==> flow/design.v <==
`timescale 1ns/1ps
`default_nettype none
module adder_1(a, b, c_in, sum, c_out);
input wire a, b, c_in;
output logic sum, c_out;
logic sum0;
logic sum1;
logic carry0;
logic carry1;
always_comb begin
  sum0 = a ^ b;
  sum = sum0 ^ c_in;
  carry0 = a & b;
  carry1 = sum0 & c_in;
  c_out = carry1 | carry0; 
end
endmodule
`timescale 1ns/1ps
`default_nettype none
module eight_input_adder(neighbors, sum);
input  wire [7:0] neighbors;
output logic [3:0] sum;
logic s1, c1, s2, c2, s3, c3, c4, s4, c5, c6;
adder_1 FA1 (.a(neighbors[0]), .b(neighbors[1]), .c_in(neighbors[2]), .sum(s1), .c_out(c1));
adder_1 FA2 (.a(neighbors[3]), .b(neighbors[4]), .c_in(neighbors[5]), .sum(s2), .c_out(c2));
adder_1 FA3 (.a(s1), .b(s2), .c_in(neighbors[6]), .sum(s3), .c_out(c3));
adder_1 HA1 (.a(s3), .b(neighbors[7]), .c_in(1'b0), .sum(sum[0]), .c_out(c4));
adder_1 FA4 (.a(c1), .b(c2), .c_in(c3), .sum(s4), .c_out(c5));
adder_1 HA2 (.a(s4), .b(c4), .c_in(1'b0), .sum(sum[1]), .c_out(c6));
adder_1 HA3 (.a(c5), .b(c6), .c_in(1'b0), .sum(sum[2]), .c_out(sum[3]));
endmodule
module equality_comparator(a, b, out);
input wire [3:0] a;
input wire [3:0] b;
output logic out;
logic [3:0] xor_out;
always_comb begin
    xor_out = a ^ b;
    out = ~xor_out[0] & ~xor_out[1] & ~xor_out[2] & ~xor_out[3];
end
endmodule
`default_nettype none
`timescale 1ns/1ps
module conway_cell(clk, rst, ena, state_0, state_d, state_q, neighbors);
input wire clk;
input wire rst;
input wire ena;
input wire state_0;
output logic state_d;
output logic state_q;
input wire [7:0] neighbors;
logic [3:0] sum;
eight_input_adder eight_input_adder_inst (.neighbors(neighbors), .sum(sum));
logic three_neighbors;
logic two_neighbors;
logic two_or_three_neighbors;
equality_comparator two_neighbors_comparator (.a(sum), .b(4'b0010), .out(two_neighbors));
equality_comparator three_neighbors_comparator (.a(sum), .b(4'b0011), .out(three_neighbors));
always_comb begin
	two_or_three_neighbors = three_neighbors | two_neighbors;
	state_d = (~ state_q & three_neighbors) | (state_q & two_or_three_neighbors);
end
always_ff @(posedge clk) begin : delay
	state_q <= rst ? state_0 : (ena ? state_d : state_q);
end 
endmodule
`default_nettype none  
module main(clk, rst, ena, state_0, cells);
parameter N = 16;  
parameter M = N + 2;  
input wire clk;
input wire rst;
input wire ena;
input wire [N*N-1:0] state_0;
output logic [N*N-1:0] cells;
wire [M*M-1:0] bordered_cells_q;  
wire [M*M-1:0] bordered_cells_d;
logic [M*M-1:0] bordered_cells_0;  
function int cell_index(int i, int j);
  cell_index = M*j + i;
endfunction
generate
  genvar i;
  genvar j;
  for (i = 0; i < M; i = i + 1) begin : cells_x
    for (j = 0; j < M; j = j + 1) begin : cells_y
      if ( (i > 0) && (i < (M-1)) && (j > 0) && (j < (M-1)) ) begin
        assign bordered_cells_0[cell_index(i, j)] = state_0[N*(j-1) + (i-1)];
        conway_cell CELL(
          .clk(clk), .rst(rst), .ena(ena),
          .neighbors({
            bordered_cells_q[cell_index(i-1, j-1)],
            bordered_cells_q[cell_index(i-1, j  )],
            bordered_cells_q[cell_index(i-1, j+1)],
            bordered_cells_q[cell_index(i  , j+1)],
            bordered_cells_q[cell_index(i+1, j+1)],
            bordered_cells_q[cell_index(i+1, j  )],
            bordered_cells_q[cell_index(i+1, j-1)],
            bordered_cells_q[cell_index(i  , j-1)]
          }),
          .state_0(bordered_cells_0[cell_index(i, j)]),
          .state_d(bordered_cells_d[cell_index(i, j)]),
          .state_q(bordered_cells_q[cell_index(i, j)])
        );
      end else begin  
        assign bordered_cells_0[cell_index(i,j)] = 1'b0;
        assign bordered_cells_q[cell_index(i,j)] = bordered_cells_0[cell_index(i,j)];
        assign bordered_cells_d[cell_index(i,j)] = 0;
      end
    end
  end
  for (i = 0; i < N; i = i + 1) begin : unborder
    always_comb begin
        cells[N*(i+1)-1:N*i] = bordered_cells_q[M*(i+2)-2:M*(i+1)+1];
    end
  end
endgenerate
endmodule
`default_nettype wire  
Memo
Re: synthesis data of main

[From RTL to reports: main]
Module main before and after one edit of its RTL, step after step.
Lines under "before" count in the file above, lines under "after" in the edited file.
"change" is "after" less "before", of the values as shown; "rel. change" is that difference over "before", in percent.
Operators: Yosys type, input widths -> output width; for muxes data width and select width s.
The mark -- stands for no value.
Design
  design top: main
  clock input: clk
  standard-cell library: sky130hd
  library corner: tt_025C_1v80

[Diff]
The edit as a unified diff against the file above.
The edited RTL no longer does the same as the RTL above: the edit was made by script, with no optimisation intended.
begin of diff
@@ -67,5 +67,5 @@
 `default_nettype none  
 module main(clk, rst, ena, state_0, cells);
-parameter N = 16;  
+parameter N = 12;  
 parameter M = N + 2;  
 input wire clk;
end of diff

[Word level]
Yosys after proc, flatten, opt, wreduce and memory -nomap, before mapping. Memory bits, and registers merged into a memory's read port (data or address), are not among the register bits. Print and check cells are not counted. Equal cells are merged and count once.
Word-level totals
  flip-flop bits (word level): before 256, after 144, change -112, rel. change -43.75%
  output and inout port bits: before 256, after 144, change -112, rel. change -43.75%
  bits of input ports: before 259, after 147, change -112, rel. change -43.24%
Operators by class
  bitwise operators: before 9706, after 5314, change -4392, rel. change -45.25%
  reductions and logical operators: before 1, after 1, change 0, rel. change 0.00%
  mux-type cells: before 512, after 288, change -224, rel. change -43.75%
Operators by type and width
  $and 1x1->1: before 4274, after 2342, change -1932, rel. change -45.20%
  $xor 1x1->1: before 2292, after 1240, change -1052, rel. change -45.90%
  $not 1->1: before 1503, after 839, change -664, rel. change -44.18%
  $or 1x1->1: before 1381, after 749, change -632, rel. change -45.76%
  $mux 1: before 512, after 288, change -224, rel. change -43.75%
  $not 2->2: before 256, after 144, change -112, rel. change -43.75%
  $reduce_bool 2->1: before 1, after 1, change 0, rel. change 0.00%

[Depth]
Yosys ltp: most cells in a row. Word level: on the elaborated netlist, between registers, memories and ports. Mapped: between sequential cells and ports; inverters and the memories' decode and read muxes count.
Logic depth
  word-level depth: before 17, after 17, change 0, rel. change 0.00%
  ABC_AREA: before 0, after 0
  mapped depth: before 9, after 9, change 0, rel. change 0.00%
  depth with buffers taken out: before 9, after 9, change 0, rel. change 0.00%

[Netlist]
Yosys stat after the flow's synthesis: flattened, memories mapped to cells. It holds for the ABC_AREA given above (unset counts as 0); a run with the other value may have another netlist.
Synthesis totals
  cell count: before 4978, after 2716, change -2262, rel. change -45.44%
  area of sequential cells (um^2): before 7687.4, after 4324.1, change -3363.3, rel. change -43.75%
  synthesis area (um^2): before 49921.6, after 27345.0, change -22576.6, rel. change -45.22%
  flip-flop cells: before 256, after 144, change -112, rel. change -43.75%
Cells by type
  sky130_fd_sc_hd__inv_1: before 1738, after 920, change -818, rel. change -47.07%
  sky130_fd_sc_hd__fa_1: before 900, after 484, change -416, rel. change -46.22%
  sky130_fd_sc_hd__ha_1: before 779, after 439, change -340, rel. change -43.65%
  sky130_fd_sc_hd__o21ai_1: before 221, after 70, change -151, rel. change -68.33%
  sky130_fd_sc_hd__buf_4: before 259, after 144, change -115, rel. change -44.40%
  sky130_fd_sc_hd__nor2_1: before 251, after 138, change -113, rel. change -45.02%
  sky130_fd_sc_hd__edfxtp_1: before 256, after 144, change -112, rel. change -43.75%
  sky130_fd_sc_hd__nand2_1: before 248, after 138, change -110, rel. change -44.35%
  sky130_fd_sc_hd__or4b_1: before 220, after 120, change -100, rel. change -45.45%
  sky130_fd_sc_hd__o21ai_0: before 1, after 52, change +51, rel. change +5100.00%
  sky130_fd_sc_hd__buf_2: before 29, after 12, change -17, rel. change -58.62%
  sky130_fd_sc_hd__buf_6: before 17, after 5, change -12, rel. change -70.59%
  sky130_fd_sc_hd__clkbuf_1: before 7, after 14, change +7, rel. change +100.00%
  sky130_fd_sc_hd__o41ai_1: before 23, after 17, change -6, rel. change -26.09%
  sky130_fd_sc_hd__o21ai_2: before 4, after 0, change -4, rel. change -100.00%
  sky130_fd_sc_hd__or4b_4: before 4, after 0, change -4, rel. change -100.00%
  sky130_fd_sc_hd__a32o_1: before 5, after 3, change -2, rel. change -40.00%
  sky130_fd_sc_hd__nand2b_1: before 5, after 3, change -2, rel. change -40.00%
Not every row of either side is listed.
The figures by module come from a second, unflattened synthesis with its own total; it is not the netlist above.
Unflattened totals
  cells (unflattened synthesis): before 6145, after 3457, change -2688, rel. change -43.74%
  area total of the unflattened synthesis (um^2): before 77197.8, after 43425.4, change -33772.4, rel. change -43.75%
Rows give one instance, submodules left out.
By module, before
  adder_1: area 20.0 um^2, times used 1792, sequential area 0.0 um^2, cells 1
  equality_comparator: area 47.5 um^2, times used 512, sequential area 0.0 um^2, cells 5
  conway_cell: area 62.6 um^2, times used 256, sequential area 30.0 um^2, cells 6
  eight_input_adder: area 3.8 um^2, times used 256, sequential area 0.0 um^2, cells 1
  main: area 3.8 um^2, times used 1, sequential area 0.0 um^2, cells 1
By module, after
  adder_1: area 20.0 um^2, times used 1008, sequential area 0.0 um^2, cells 1
  equality_comparator: area 47.5 um^2, times used 288, sequential area 0.0 um^2, cells 5
  conway_cell: area 62.6 um^2, times used 144, sequential area 30.0 um^2, cells 6
  eight_input_adder: area 3.8 um^2, times used 144, sequential area 0.0 um^2, cells 1
  main: area 3.8 um^2, times used 1, sequential area 0.0 um^2, cells 1

[Worst setup path after synthesis]
Path of least setup slack by OpenSTA after synthesis, without wires, with an ideal clock, recovery checks aside; 20% of the period is set as input and as output delay. Where synthesis merged equal registers, the netlist keeps one of their names.
Path after synthesis
  kind: before input to register, after input to register
  from: before input rst, after input rst
  to: before register cells_x[10].cells_y[10].genblk1.CELL.state_q, after register cells_x[10].cells_y[10].genblk1.CELL.state_q
  delay of the path (ns): before 4.062, after 2.745, change -1.317, rel. change -32.42%
  stages: before 4, after 5, change +1, rel. change +25.00%
  arrival time (ns): before 4.551, after 3.302, change -1.249, rel. change -27.44%
  setup slack (ns): before -0.062, after 1.255, change +1.317
  period (ns): before 5.0, after 5.0, change 0.0, rel. change 0.00%
  library setup time (ns): before 0.511, after 0.443, change -0.068
  buffers on the path: before 3, after 4, change +1, rel. change +33.33%
  synthesis period reached (ns): before 5.062, after 3.745, change -1.317, rel. change -26.02%
"delay of the path" is the arrival time less input delay plus setup time.
"stages" counts driving pins, that of a launching flip-flop among them; a cell with two outputs on the path counts twice.
"synthesis period reached" = period - worst setup slack (recovery checks aside). The figure is calculated, with input and output delays left at 20% of the set period.
The rows between start and end are the longest chain of elaborated cells between them; the timing report does not say that the signal goes this way. Where chains are equally long, one stands for them.
A line is the first line of the expression or statement that the cell stems from. Yosys adds cells for indexed reads and writes and turns some case tables into memories.
before: The path ends at the enable pin of a flip-flop; only ways to that pin are counted.
On the way, after synthesis, before
  path through: sky130_fd_sc_hd__buf_6 > sky130_fd_sc_hd__buf_4 > sky130_fd_sc_hd__buf_2 > sky130_fd_sc_hd__or2_2
  length of the longest elaborated chain: 1
RTL lines, path after synthesis, before
  from (decl): line 72  | input wire rst;
  $reduce_bool 2->1
  to (assign): line 64  | state_q <= rst ? state_0 : (ena ? state_d : state_q);
  to (decl): line 50  | output logic state_q;
after: The path ends at the enable pin of a flip-flop; only ways to that pin are counted.
On the way, after synthesis, after
  path through: sky130_fd_sc_hd__buf_6 > sky130_fd_sc_hd__buf_6 > sky130_fd_sc_hd__buf_6 > sky130_fd_sc_hd__buf_2 > sky130_fd_sc_hd__or2_2
  length of the longest elaborated chain: 1
RTL lines, path after synthesis, after
  from (decl): line 72  | input wire rst;
  $reduce_bool 2->1
  to (assign): line 64  | state_q <= rst ? state_0 : (ena ? state_d : state_q);
  to (decl): line 50  | output logic state_q;

[Path in the finished layout]
From the final timing report of each run of pair A: the path of least setup slack in the routed layout; clock arrival at registers is part of the times.
Path post-layout
  kind: before register to register, after register to register
  from: before register cells_x[6].cells_y[11].genblk1.CELL.state_q, after register cells_x[11].cells_y[10].genblk1.CELL.state_q
  to: before register cells_x[5].cells_y[12].genblk1.CELL.state_q, after register cells_x[10].cells_y[11].genblk1.CELL.state_q
  library setup time (ns): before 0.14, after 0.16, change +0.02
  stages: before 11, after 11, change 0, rel. change 0.00%
  arrival time (ns): before 3.96, after 3.87, change -0.09, rel. change -2.27%
  buffers on the path: before 1, after 1, change 0, rel. change 0.00%
  setup slack (ns): before 0.16, after 0.12, change -0.04
  period (ns): before 3.66, after 3.66, change 0.00, rel. change 0.00%
The rows between start and end are the longest chain of elaborated cells between them; the timing report does not say that the signal goes this way. Where chains are equally long, one stands for them.
On the way, post-layout, before
  path through: sky130_fd_sc_hd__edfxtp_1 > sky130_fd_sc_hd__buf_4 > sky130_fd_sc_hd__fa_1 > sky130_fd_sc_hd__inv_1 > sky130_fd_sc_hd__fa_1 > sky130_fd_sc_hd__fa_1 > sky130_fd_sc_hd__inv_1 > sky130_fd_sc_hd__ha_1 > sky130_fd_sc_hd__ha_1 > sky130_fd_sc_hd__or4b_1 > sky130_fd_sc_hd__o21ai_1
  length of the longest elaborated chain: 17
RTL lines, path post-layout, before
  from (decl): line 50  | output logic state_q;
  from (assign): line 64  | state_q <= rst ? state_0 : (ena ? state_d : state_q);
  $xor 1x1->1: line 11  | sum0 = a ^ b;
  $xor 1x1->1: line 12  | sum = sum0 ^ c_in;
  $xor 1x1->1: line 11
  $and 1x1->1: line 14  | carry1 = sum0 & c_in;
  $or 1x1->1: line 15  | c_out = carry1 | carry0;
  $xor 1x1->1: line 12
  $xor 1x1->1: line 11
  $not 2->2
  $not 1->1: line 39  | out = ~xor_out[0] & ~xor_out[1] & ~xor_out[2] & ~xor_out[3];
  $and 1x1->1 (3 in a row): line 39
  $or 1x1->1: line 60  | two_or_three_neighbors = three_neighbors | two_neighbors;
  $and 1x1->1: line 61  | state_d = (~ state_q & three_neighbors) | (state_q & two_or_three_neighbors);
  $or 1x1->1: line 61
  $mux 1 (2 in a row): line 64
  to (assign): line 64
  to (decl): line 50
On the way, post-layout, after
  path through: sky130_fd_sc_hd__edfxtp_1 > sky130_fd_sc_hd__buf_4 > sky130_fd_sc_hd__fa_1 > sky130_fd_sc_hd__inv_1 > sky130_fd_sc_hd__fa_1 > sky130_fd_sc_hd__fa_1 > sky130_fd_sc_hd__inv_1 > sky130_fd_sc_hd__ha_1 > sky130_fd_sc_hd__ha_1 > sky130_fd_sc_hd__or4b_1 > sky130_fd_sc_hd__o21ai_0
  length of the longest elaborated chain: 17
RTL lines, path post-layout, after
  from (decl): line 50  | output logic state_q;
  from (assign): line 64  | state_q <= rst ? state_0 : (ena ? state_d : state_q);
  $xor 1x1->1: line 11  | sum0 = a ^ b;
  $xor 1x1->1: line 12  | sum = sum0 ^ c_in;
  $xor 1x1->1: line 11
  $and 1x1->1: line 14  | carry1 = sum0 & c_in;
  $or 1x1->1: line 15  | c_out = carry1 | carry0;
  $xor 1x1->1: line 12
  $xor 1x1->1: line 11
  $not 2->2
  $not 1->1: line 39  | out = ~xor_out[0] & ~xor_out[1] & ~xor_out[2] & ~xor_out[3];
  $and 1x1->1 (3 in a row): line 39
  $or 1x1->1: line 60  | two_or_three_neighbors = three_neighbors | two_neighbors;
  $and 1x1->1: line 61  | state_d = (~ state_q & three_neighbors) | (state_q & two_or_three_neighbors);
  $or 1x1->1: line 61
  $mux 1 (2 in a row): line 64
  to (assign): line 64
  to (decl): line 50

[Flow runs]
Both versions went through the flow (Yosys, OpenROAD) with the same settings in each pair. Constraints: input delay and output delay 20% of the set period each, output load 0.01 pF.
Settings, pair A
  CORE_UTILIZATION: 45
  PLACE_DENSITY: 0.6
  period_ns: 3.66
  CAP_MARGIN: 20
  CORE_MARGIN: 2
  SLEW_MARGIN: 20
Results, pair A
  setup TNS (ns): before 0.000, after 0.000, change 0.000
  clock period achieved (ns): before 3.500, after 3.536, change +0.036, rel. change +1.03%
  standard-cell area after layout (um^2): before 58895.2, after 32088.3, change -26806.9, rel. change -45.52%
  smallest setup slack (ns): before 0.160, after 0.124, change -0.036
  die outline area (um^2): before 113616.0, after 62755.3, change -50860.7, rel. change -44.77%
  chip area after synthesis (Yosys) (um^2): before 49921.6, after 27345.0, change -22576.6, rel. change -45.22%
  worst hold slack in the final report (ns): before 0.680, after 0.713, change +0.033
Settings, pair B
  ABC_AREA: 1
  CELL_PAD_IN_SITES_DETAIL_PLACEMENT: 2
  CELL_PAD_IN_SITES_GLOBAL_PLACEMENT: 3
  CORE_ASPECT_RATIO: 0.72
  CORE_UTILIZATION: 36
  PLACE_DENSITY_LB_ADDON: 0.05
  SETUP_SLACK_MARGIN: 0.75
  SLEW_MARGIN: 25
  period_ns: 5.39
  CAP_MARGIN: 20
  CORE_MARGIN: 2
Results, pair B
  setup TNS (ns): before 0.000, after 0.000, change 0.000
  clock period achieved (ns): before 3.526, after 3.328, change -0.198, rel. change -5.62%
  standard-cell area after layout (um^2): before 58602.5, after 32252.2, change -26350.3, rel. change -44.96%
  smallest setup slack (ns): before 1.864, after 2.062, change +0.198
  die outline area (um^2): before 147812.0, after 81499.5, change -66312.5, rel. change -44.86%
  chip area after synthesis (Yosys) (um^2): before 52096.2, after 28512.3, change -23583.9, rel. change -45.27%
  worst hold slack in the final report (ns): before 0.813, after 0.790, change -0.023
"clock period achieved" is the run's clock period less its worst setup slack. It is reckoned from that one timing run; input and output delays stay at 20% of the period that was set.
